==> flow/design.v <==
`timescale 1ns / 1ns
`timescale 1ns / 1ns
module alu #(
    parameter DATA_WIDTH = 16
) (
    input [DATA_WIDTH-1:0] data_in1,
    data_in2,
    input [1:0] op,
    output reg [DATA_WIDTH-1:0] data_out,
    output [2:0] flag
);
  reg carry;
  wire zero, neg;
  wire [16:0] data_in1_add, data_in2_add;
  assign data_in1_add = data_in1;
  assign data_in2_add = data_in2;
  always @(*) begin
    case (op)
      2'b00: {carry, data_out} = {1'b0, ~(data_in1 | data_in2)};
      2'b01: {carry, data_out} = data_in1_add + data_in2_add;
      2'b10: {carry, data_out} = {1'b0, data_in1};
      2'b11: {carry, data_out} = {1'b0, (data_in2 >> 1)};
    endcase
  end
  assign zero = ~(|data_out);
  assign neg  = data_out[DATA_WIDTH-1];
  assign flag = {zero, neg, carry};
endmodule
`timescale 1ns / 1ns
module register #(
    parameter N = 16
) (
    input clk,
    rst,
    en,
    input [N-1:0] data_in,
    output reg [N-1:0] data_out
);
  always @(posedge clk, negedge rst) begin
    if (!rst) begin
      data_out <= 0;
    end else begin
      if (en) begin
        data_out <= data_in;
      end
    end
  end
endmodule
`timescale 1ns / 1ns
module registerfile #(
    parameter N = 16,
    M = 5
) (
    input clk,
    en,
    input [N-1:0] wr_data,
    input [M-1:0] addr,
    output [N-1:0] rd_data
);
  reg [N-1:0] mem[(2**M)-1:0];
  assign rd_data = (addr == 29) ? 0 : ( (addr == 30) ? 16'h1 : ( (addr == 31) ? 16'hffff : mem[addr]));
  always @(posedge clk) begin
    if (en) begin
      mem[addr] <= wr_data;
    end
  end
endmodule
`timescale 1ns / 1ns
 `timescale 1ns / 1ns
module state (
    input            clk,
    rst,
    input      [2:0] op,
    output reg [3:0] state,
    input      [2:0] flag
);
  reg [3:0] nextstate;
  reg       br;
  always @(*) begin
    case (state)
      4'b0000: begin
        if (op == 3'b000) begin
          nextstate = 4'b0001;
        end else if (op == 3'b001) begin
          nextstate = 4'b0010;
        end else if (op == 3'b010) begin
          nextstate = 4'b0011;
        end else if (op == 3'b011) begin
          nextstate = 4'b1010;
        end else if (op == 3'b100) begin
          nextstate = 4'b0100;
        end else if (op == 3'b101) begin
          nextstate = 4'b0101;
        end else if (op == 3'b110) begin
          nextstate = 4'b1000;
        end else nextstate = 4'b0111;
      end
      4'b0001: begin
        nextstate = 4'b1010;
      end
      4'b0010: nextstate = 4'b1010;
      4'b0011: nextstate = 4'b1010;
      4'b0100: nextstate = 4'b1010;
      4'b0101: nextstate = 4'b0110;
      4'b0110: nextstate = 4'b1010;
      4'b0111: nextstate = 4'b1010;
      4'b1000:
      if (br) nextstate = 4'b1001;
      else nextstate = 4'b1010;
      4'b1001: nextstate = 4'b0000;
      4'b1010: nextstate = 4'b0000;
      default: nextstate = 4'b0000;
    endcase   
  end
  always @(posedge clk, negedge rst) begin
    if (!rst) begin
      state <= 4'b0000;
    end else begin
      state <= nextstate;
    end
  end
  always @(*) begin
    case (op)
      3'h0: br = 0;
      3'h1: br = flag[0];
      3'h2: br = flag[1];
      3'h3: br = flag[1] | flag[0];
      3'h4: br = flag[2];
      3'h5: br = flag[2] | flag[0];
      3'h6: br = flag[2] | flag[1];
      3'h7: br = 1;
      default: br = 0;
    endcase   
  end   
endmodule   
`timescale 1ns / 1ns
 `timescale 1ns / 1ns
module decode (
    input [2:0] op,
    input [3:0] state,
    output reg [13:0] dec
);
  always @(*) begin
    case (state)
      4'b0000: begin
        if (op == 3'b110) begin
          dec = 14'b1_1_x_x_xx_xx_1_0_0_1_0_0;
        end else if (op == 3'b101) begin
          dec = 14'b1_1_x_x_xx_xx_1_0_0_0_0_0;
        end else if (op == 3'b011) begin
          dec = 14'bx_1_0_x_1x_xx_0_0_1_0_0_0;
        end else begin
          dec = 14'bx_1_x_x_xx_xx_0_0_0_1_0_0;
        end
      end
      4'b0001: dec = 14'bx_1_x_1_xx_00_0_1_0_0_1_0;
      4'b0010: dec = 14'bx_1_x_1_xx_01_0_1_0_0_1_0;
      4'b0011: dec = 14'bx_0_x_0_1x_xx_0_1_0_0_0_0;
      4'b0100: dec = 14'bx_0_x_x_xx_xx_0_0_0_0_0_1;
      4'b0101: dec = 14'b1_1_x_0_00_xx_1_1_0_0_0_0;
      4'b0110: dec = 14'b1_1_x_0_01_xx_0_1_0_0_0_0;
      4'b1000: dec = 14'bx_1_1_x_xx_xx_0_0_1_0_0_0;
      4'b1001: dec = 14'b0_1_x_x_xx_xx_1_0_0_0_0_0;
      4'b0111: dec = 14'bx_1_x_1_xx_11_0_1_0_0_1_0;
      4'b1011: dec = 14'bx_1_0_x_xx_xx_0_0_0_0_0_1;
      4'b1010: dec = 14'b1_1_x_x_xx_xx_1_0_0_0_0_0;
      default: dec = 14'b0;
    endcase
  end
endmodule
`timescale 1ns / 1ns
module Temple #(
    parameter ADDR_WIDTH = 16,
    parameter DATA_WIDTH = 16
) (
    input                   clk,
    rst,
    output [ADDR_WIDTH-1:0] addr,
    input  [          15:0] rd_data,
    output [          15:0] wr_data,
    output                  en
);
  wire [15:0] pc_sel_data, acc_sel_data, reg_sel_data, imm_sel_data;
  wire [15:0] pc_out, add_out, acc_out;
  wire [15:0] regfile_out, rf_out, alu_out;
  wire [2:0] flag_out, alu_flag;
  wire pc_sel, acc_sel, reg_sel, addr_sel;
  wire pc_en, acc_en, regfile_en, flag_en, rf_en;
  wire [1:0] imm_sel, alu_op;
  wire [ 2:0] op;
  wire [ 3:0] state;
  wire [13:0] dec;
  wire [ 4:0] regfile_addr;
  wire [ 7:0] half_imm_data;
  assign {pc_sel,addr_sel,reg_sel,acc_sel,imm_sel[1:0],alu_op[1:0],pc_en,acc_en,regfile_en,rf_en,flag_en,en} = dec;
  state statemachine (
      .clk(clk),
      .rst(rst),
      .op(op),
      .state(state),
      .flag(flag_out)
  );
  decode decode (
      .op(op),
      .state(state),
      .dec(dec)
  );
  register PC (
      .clk(clk),
      .rst(rst),
      .en(pc_en),
      .data_in(pc_sel_data),
      .data_out(pc_out)
  );
  register Acc (
      .clk(clk),
      .rst(rst),
      .en(acc_en),
      .data_in(acc_sel_data),
      .data_out(acc_out)
  );
  register #(
      .N(3)
  ) flag (
      .clk(clk),
      .rst(rst),
      .en(flag_en),
      .data_in(alu_flag),
      .data_out(flag_out)
  );
  register regi (
      .clk(clk),
      .rst(rst),
      .en(rf_en),
      .data_in(regfile_out),
      .data_out(rf_out)
  );
  alu alu (
      .data_in1(rf_out),
      .data_in2(acc_out),
      .op(alu_op),
      .data_out(alu_out),
      .flag(alu_flag)
  );
  registerfile regfile (
      .clk(clk),
      .en(regfile_en),
      .wr_data(reg_sel_data),
      .rd_data(regfile_out),
      .addr(regfile_addr)
  );
  assign pc_sel_data = (pc_sel) ? add_out : rf_out;
  assign add_out = pc_out + 16'h1;
  assign acc_sel_data = (acc_sel) ? alu_out : imm_sel_data;
  assign reg_sel_data = (reg_sel) ? add_out : acc_out;
  assign addr = addr_sel ? {pc_out[15:1], 1'b0} : {rf_out[15:1], 1'b0};
  assign wr_data = acc_out;
  assign op = (pc_out[0]) ? rd_data[15:13] : rd_data[7:5];
  assign regfile_addr = (pc_out[0]) ? rd_data[12:8] : rd_data[4:0];
  assign half_imm_data = (pc_out[0]) ? rd_data[15:8] : rd_data[7:0];
  assign imm_sel_data = (imm_sel[1]) ? rd_data[15:0] : ( (imm_sel[0]) ? {half_imm_data, acc_out[7:0]} : {acc_out[15:8], half_imm_data});
endmodule   
Hand-over note for Temple

From RTL to reports: Temple

Each step is given for the RTL above and for the edited RTL.
Lines under "original" count in the file above, lines under "edited" in the edited file.
"change" is "edited" less "original", of the values as shown.
Operators carry their Yosys type and port widths (W data, S select, Z words).
Library cell names are shortened.
A cell with - has no value.

Design top: Temple
Clock: clk
Library: sky130hd
Corner: tt_025C_1v80

Diff

Unified diff, file above to edited file.
A script made this edit. It changes what the design does and was not meant as an optimisation.

```diff
@@ -206,4 +206,5 @@
       .dec(dec)
   );
+  wire [15:0] pc_out_m, pc_out_s;
   register PC (
       .clk(clk),
@@ -211,6 +212,8 @@
       .en(pc_en),
       .data_in(pc_sel_data),
-      .data_out(pc_out)
-  );
+      .data_out(pc_out_m)
+  );
+  register PC_2 (.clk(clk), .rst(rst), .en(~pc_en), .data_in(pc_sel_data), .data_out(pc_out_s));
+  assign pc_out = pc_out_m ^ pc_out_s;
   register Acc (
       .clk(clk),
```

Word-level counts

Counts by Yosys on the flattened word-level netlist (proc, flatten, opt, wreduce; memories kept). Register bits leave out memories and registers merged into their read ports (data or address). Print and check cells are left out.
Yosys's memory passes give these memory sizes; they may raise the number of words (mostly to a power of two), join words into wider ones and drop unused or constant bits.

Word-level totals:

| what                      | original | edited | change |
| register bits             | 55       | 71     | +16 |
| bits in writable memories | 512      | 512    | 0 |
| memories                  | 1        | 1      | 0 |
| output and inout bits     | 33       | 33     | 0 |
| word-level cells          | 78       | 80     | +2 |

Memory list:

| what                                         | original                | edited |
| shape (words x width / read and write ports) | regfile.mem 32x16 r1 w1 | regfile.mem 32x16 r1 w1 |

Cells by class:

| what                          | original | edited | change |
| add/subtract/negate cells     | 2        | 2      | 0 |
| equality and inequality tests | 25       | 25     | 0 |
| mux-type cells                | 30       | 30     | 0 |
| bitwise gates (word level)    | 6        | 7      | +1 |
| reduce/logical cells          | 8        | 8      | 0 |

Operator list:

| kind             | original | edited | change |
| $xor A16 B16 Y16 | 0        | 1      | +1 |

Unchanged operator kinds not shown: 37.

Depth

Longest topological path by Yosys (ltp), each cell counted once; first at word level (registers and memories cut), then after technology mapping (sequential cells cut; the memories' decode and read muxes count).

Depth:

| what                         | original | edited | change |
| depth after elaboration      | 10       | 11     | +1 |
| ABC_AREA                     | 0        | 0      | - |
| mapped depth                 | 11       | 12     | +1 |
| mapped depth without buffers | 11       | 12     | +1 |

After synthesis

Yosys stat after the flow's synthesis: flattened, memories mapped to cells. It holds for the ABC_AREA given above (unset counts as 0); a run with the other value may have another netlist.

Synthesis totals:

| what                   | original | edited   | change |
| cell count             | 1,505    | 1,638    | +133 |
| synthesis area (um^2)  | 24,050.6 | 24,721.2 | +670.6 |
| sequential area (um^2) | 16,507.1 | 16,817.4 | +310.3 |
| flip-flops             | 560      | 573      | +13 |
| buffer cells           | 81       | 88       | +7 |

Cell types:

| cell type | original | edited | change |
| nand2_1   | 108      | 166    | +58 |
| nor2_1    | 95       | 136    | +41 |
| clkbuf_1  | 31       | 52     | +21 |
| xnor2_1   | 12       | 33     | +21 |
| a311oi_1  | 1        | 20     | +19 |
| dfrtp_1   | 61       | 77     | +16 |
| o21ai_0   | 46       | 32     | -14 |
| mux4_2    | 115      | 103    | -12 |
| buf_2     | 31       | 20     | -11 |
| a21oi_1   | 81       | 91     | +10 |
| inv_1     | 38       | 47     | +9 |
| mux2_2    | 6        | 14     | +8 |
| xor2_1    | 6        | 13     | +7 |
| o21ai_1   | 32       | 38     | +6 |
| nand2b_1  | 14       | 8      | -6 |
| a22o_1    | 6        | 0      | -6 |
| nor3_1    | 15       | 10     | -5 |
| a31oi_1   | 13       | 8      | -5 |

Unchanged cell types not shown: 13.
The list need not be complete.
By module: a second synthesis without flattening, with its own total; a netlist apart from the flattened one above.

Second synthesis, totals:

| what                                           | original | edited   | change |
| cell total of the unflattened synthesis        | 1,658    | 1,681    | +23 |
| area total of the unflattened synthesis (um^2) | 25,409.4 | 26,233.9 | +824.5 |

Rows give one instance, submodules left out.

By module, original:

| module         | times used | cells | area (um^2) | seq. area (um^2) |
| registerfile   | 1          | 1,039 | 19,839.0    | 15,134.5 |
| register       | 3          | 34    | 649.4       | 400.4 |
| alu            | 1          | 204   | 1,557.7     | 0.0 |
| Temple         | 1          | 242   | 1,448.9     | 0.0 |
| decode         | 1          | 39    | 262.8       | 0.0 |
| state          | 1          | 26    | 244.0       | 100.1 |
| register (N=3) | 1          | 6     | 108.9       | 75.1 |

By module, edited:

| module         | times used | cells | area (um^2) | seq. area (um^2) |
| registerfile   | 1          | 1,039 | 19,839.0    | 15,134.5 |
| register       | 4          | 34    | 649.4       | 400.4 |
| Temple         | 1          | 231   | 1,624.1     | 0.0 |
| alu            | 1          | 204   | 1,557.7     | 0.0 |
| decode         | 1          | 39    | 262.8       | 0.0 |
| state          | 1          | 26    | 244.0       | 100.1 |
| register (N=3) | 1          | 6     | 108.9       | 75.1 |

Path before layout

Path of least setup slack by OpenSTA after synthesis, without wires, with an ideal clock, recovery checks aside; 20% of the period is set as input and as output delay. Where synthesis merged equal registers, the netlist keeps one of their names.

Timing path after synthesis:

| what                              | original                  | edited                   | change |
| path kind                         | input to register         | input to register        | - |
| start                             | input port rd_data[0]     | input port rd_data[15]   | - |
| end                               | memory regfile.mem[11][0] | memory regfile.mem[0][0] | - |
| clock period (ns)                 | 7.0                       | 7.0                      | 0.0 |
| input delay (ns)                  | 1.400                     | 1.400                    | 0.000 |
| launch time at the first pin (ns) | 1.400                     | 1.400                    | 0.000 |
| data arrival time (ns)            | 3.154                     | 3.605                    | +0.451 |
| data required time (ns)           | 6.612                     | 6.612                    | 0.000 |
| setup slack (ns)                  | 3.458                     | 3.007                    | -0.451 |
| delay of the path (ns)            | 2.142                     | 2.593                    | +0.451 |
| stages on the path                | 6                         | 7                        | +1 |
| path buffers                      | 3                         | 1                        | -2 |
| synthesis period reached (ns)     | 3.542                     | 3.993                    | +0.451 |

"delay of the path" = arrival - input delay + setup time.
"stages on the path" counts driving pins, that of a launching flip-flop among them; a cell with two outputs on the path counts twice.
"synthesis period reached" is the clock period less the worst setup slack; recovery checks do not enter. This is arithmetic on one report: input and output delays are still those of the set period (20% each).
The rows between start and end are the longest chain of elaborated cells between them; the timing report does not say that the signal goes this way. Where chains are equally long, one stands for them.
A line is the first line of the expression or statement that the cell stems from. Yosys adds cells for indexed reads and writes and turns some case tables into memories.

On the way, after synthesis, original:
Cells stage by stage: mux2_4 buf_6 buf_2 buf_2 o211ai_1 nor2_1
Cells in the longest elaborated chain: 2
Elaborated cells on any way between the ends: 2
Source lines of those cells: 2

RTL lines, path after synthesis, original:

| what               | line | RTL |
| start: declaration | 179  | `input  [          15:0] rd_data,` |
| $mux W5            | 259  | `assign regfile_addr = (pc_out[0]) ? rd_data[12:8] : rd_data[4:0];` |
| $mux W5            | 63   | `if (en) begin` |
| end: declaration   | 60   | `reg [N-1:0] mem[(2**M)-1:0];` |

edited: The path ends at the enable pin of a flip-flop; only ways to that pin are counted.

On the way, after synthesis, edited:
Cells stage by stage: mux2i_1 nand2_1 nor3_2 nor2_1 or3_1 clkbuf_1 nor2_1
Cells in the longest elaborated chain: 7
Elaborated cells on any way between the ends: 10

RTL lines, path after synthesis, edited:

| what               | line | RTL |
| start: declaration | 179  | `input  [          15:0] rd_data,` |
| $mux W3            | 261  | `assign op = (pc_out[0]) ? rd_data[15:13] : rd_data[7:5];` |
| $eq A3 B2 Y1       | 150  | `end else if (op == 3'b011) begin` |
| $mux W12           | 150  |  |
| $mux W14           | 148  | `end else if (op == 3'b101) begin` |
| $mux W14           | 146  | `if (op == 3'b110) begin` |
| $pmux W14 S12      | 144  | `case (state)` |
| $mux W5            | 63   | `if (en) begin` |
| end: declaration   | 60   | `reg [N-1:0] mem[(2**M)-1:0];` |

Path in the finished layout

Path of least setup slack in the final report of the runs of set A (OpenROAD, finished layout, wires in). Where an end is a register, its clock arrival counts in the times.

Timing path post-layout:

| what                              | original                    | edited                      | change |
| path kind                         | register to output          | register to output          | - |
| start                             | register statemachine.state | register statemachine.state | - |
| end                               | output port addr[9]         | output port addr[1]         | - |
| clock period (ns)                 | 5.54                        | 5.54                        | 0.00 |
| external output delay (ns)        | 1.11                        | 1.11                        | 0.00 |
| launch time at the first pin (ns) | 0.61                        | 0.61                        | 0.00 |
| data arrival time (ns)            | 3.41                        | 2.96                        | -0.45 |
| data required time (ns)           | 4.43                        | 4.43                        | 0.00 |
| setup slack (ns)                  | 1.02                        | 1.48                        | +0.46 |
| stages on the path                | 7                           | 7                           | 0 |
| path buffers                      | 2                           | 2                           | 0 |

Where an end lacks its bit number, it is one bit of the signal, or one of the new flip-flops if synthesis recoded a state register.

On the way, post-layout, original:
Cells stage by stage: dfrtp_1 or3_1 nor2_1 nand3_1 buf_4 o21ai_0 clkdlybuf4s50_1

RTL lines, path post-layout, original:

| what               | line | RTL |
| start: declaration | 74   | `output reg [3:0] state,` |
| start: assignment  | 117  | `state <= 4'b0000;` |
| start: assignment  | 119  | `state <= nextstate;` |
| end: declaration   | 178  | `output [ADDR_WIDTH-1:0] addr,` |

original: Chain of elaborated cells between the ends: none given.

On the way, post-layout, edited:
Cells stage by stage: dfrtp_1 or3_1 nor2_1 nand3_1 buf_4 mux2_2 clkdlybuf4s50_1

RTL lines, path post-layout, edited:

| what               | line | RTL |
| start: declaration | 74   | `output reg [3:0] state,` |
| start: assignment  | 117  | `state <= 4'b0000;` |
| start: assignment  | 119  | `state <= nextstate;` |
| end: declaration   | 178  | `output [ADDR_WIDTH-1:0] addr,` |

edited: Chain of elaborated cells between the ends: none given.

Flow runs

Both versions went through the flow (Yosys, OpenROAD) with the same settings in each pair. Constraints: input delay and output delay 20% of the set period each, output load 0.01 pF.

Flow settings, set A:
CORE_UTILIZATION: 40
PLACE_DENSITY: 0.6
period_ns: 5.54
CAP_MARGIN: 20
CORE_MARGIN: 2
SLEW_MARGIN: 20

Measured results, set A:

| what                                          | original | edited   | change |
| area of the synthesized netlist (um^2)        | 24,050.6 | 24,721.2 | +670.6 |
| die size (um^2)                               | 62,103.1 | 63,806.8 | +1,703.7 |
| standard-cell area of the final layout (um^2) | 27,672.8 | 28,422.3 | +749.5 |
| post-layout utilization (%)                   | 46.7     | 46.3     | -0.4 |
| setup slack of the worst path (ns)            | 1.020    | 1.476    | +0.456 |
| total negative setup slack (ns)               | 0.000    | 0.000    | 0.000 |
| overall power (W)                             | 0.014255 | 0.015586 | +0.001331 |
| clock period achieved (ns)                    | 4.520    | 4.064    | -0.456 |

Flow settings, set B:
CORE_ASPECT_RATIO: 0.94
CORE_MARGIN: 2
CORE_UTILIZATION: 67
CTS_CLUSTER_DIAMETER: 139
GPL_TIMING_DRIVEN: 0
PLACE_DENSITY_LB_ADDON: 0.02
SETUP_SLACK_MARGIN: 0.28
TNS_END_PERCENT: 30
period_ns: 6.37
CAP_MARGIN: 20
SLEW_MARGIN: 20

Measured results, set B:

| what                                          | original | edited   | change |
| area of the synthesized netlist (um^2)        | 24,050.6 | 24,721.2 | +670.6 |
| die size (um^2)                               | 37,428.2 | 38,450.3 | +1,022.1 |
| standard-cell area of the final layout (um^2) | 27,869.2 | 28,586.2 | +717.0 |
| post-layout utilization (%)                   | 78.4     | 78.1     | -0.3 |
| setup slack of the worst path (ns)            | 1.864    | 1.459    | -0.405 |
| total negative setup slack (ns)               | 0.000    | 0.000    | 0.000 |
| overall power (W)                             | 0.012532 | 0.013811 | +0.001279 |
| clock period achieved (ns)                    | 4.506    | 4.911    | +0.405 |

By "clock period achieved" is meant the clock period of the run minus its worst setup slack. This is arithmetic on one report: input and output delays are still those of the set period (20% each).
"overall power" is the tool's figure for a default switching activity; nothing was simulated.

End of note.
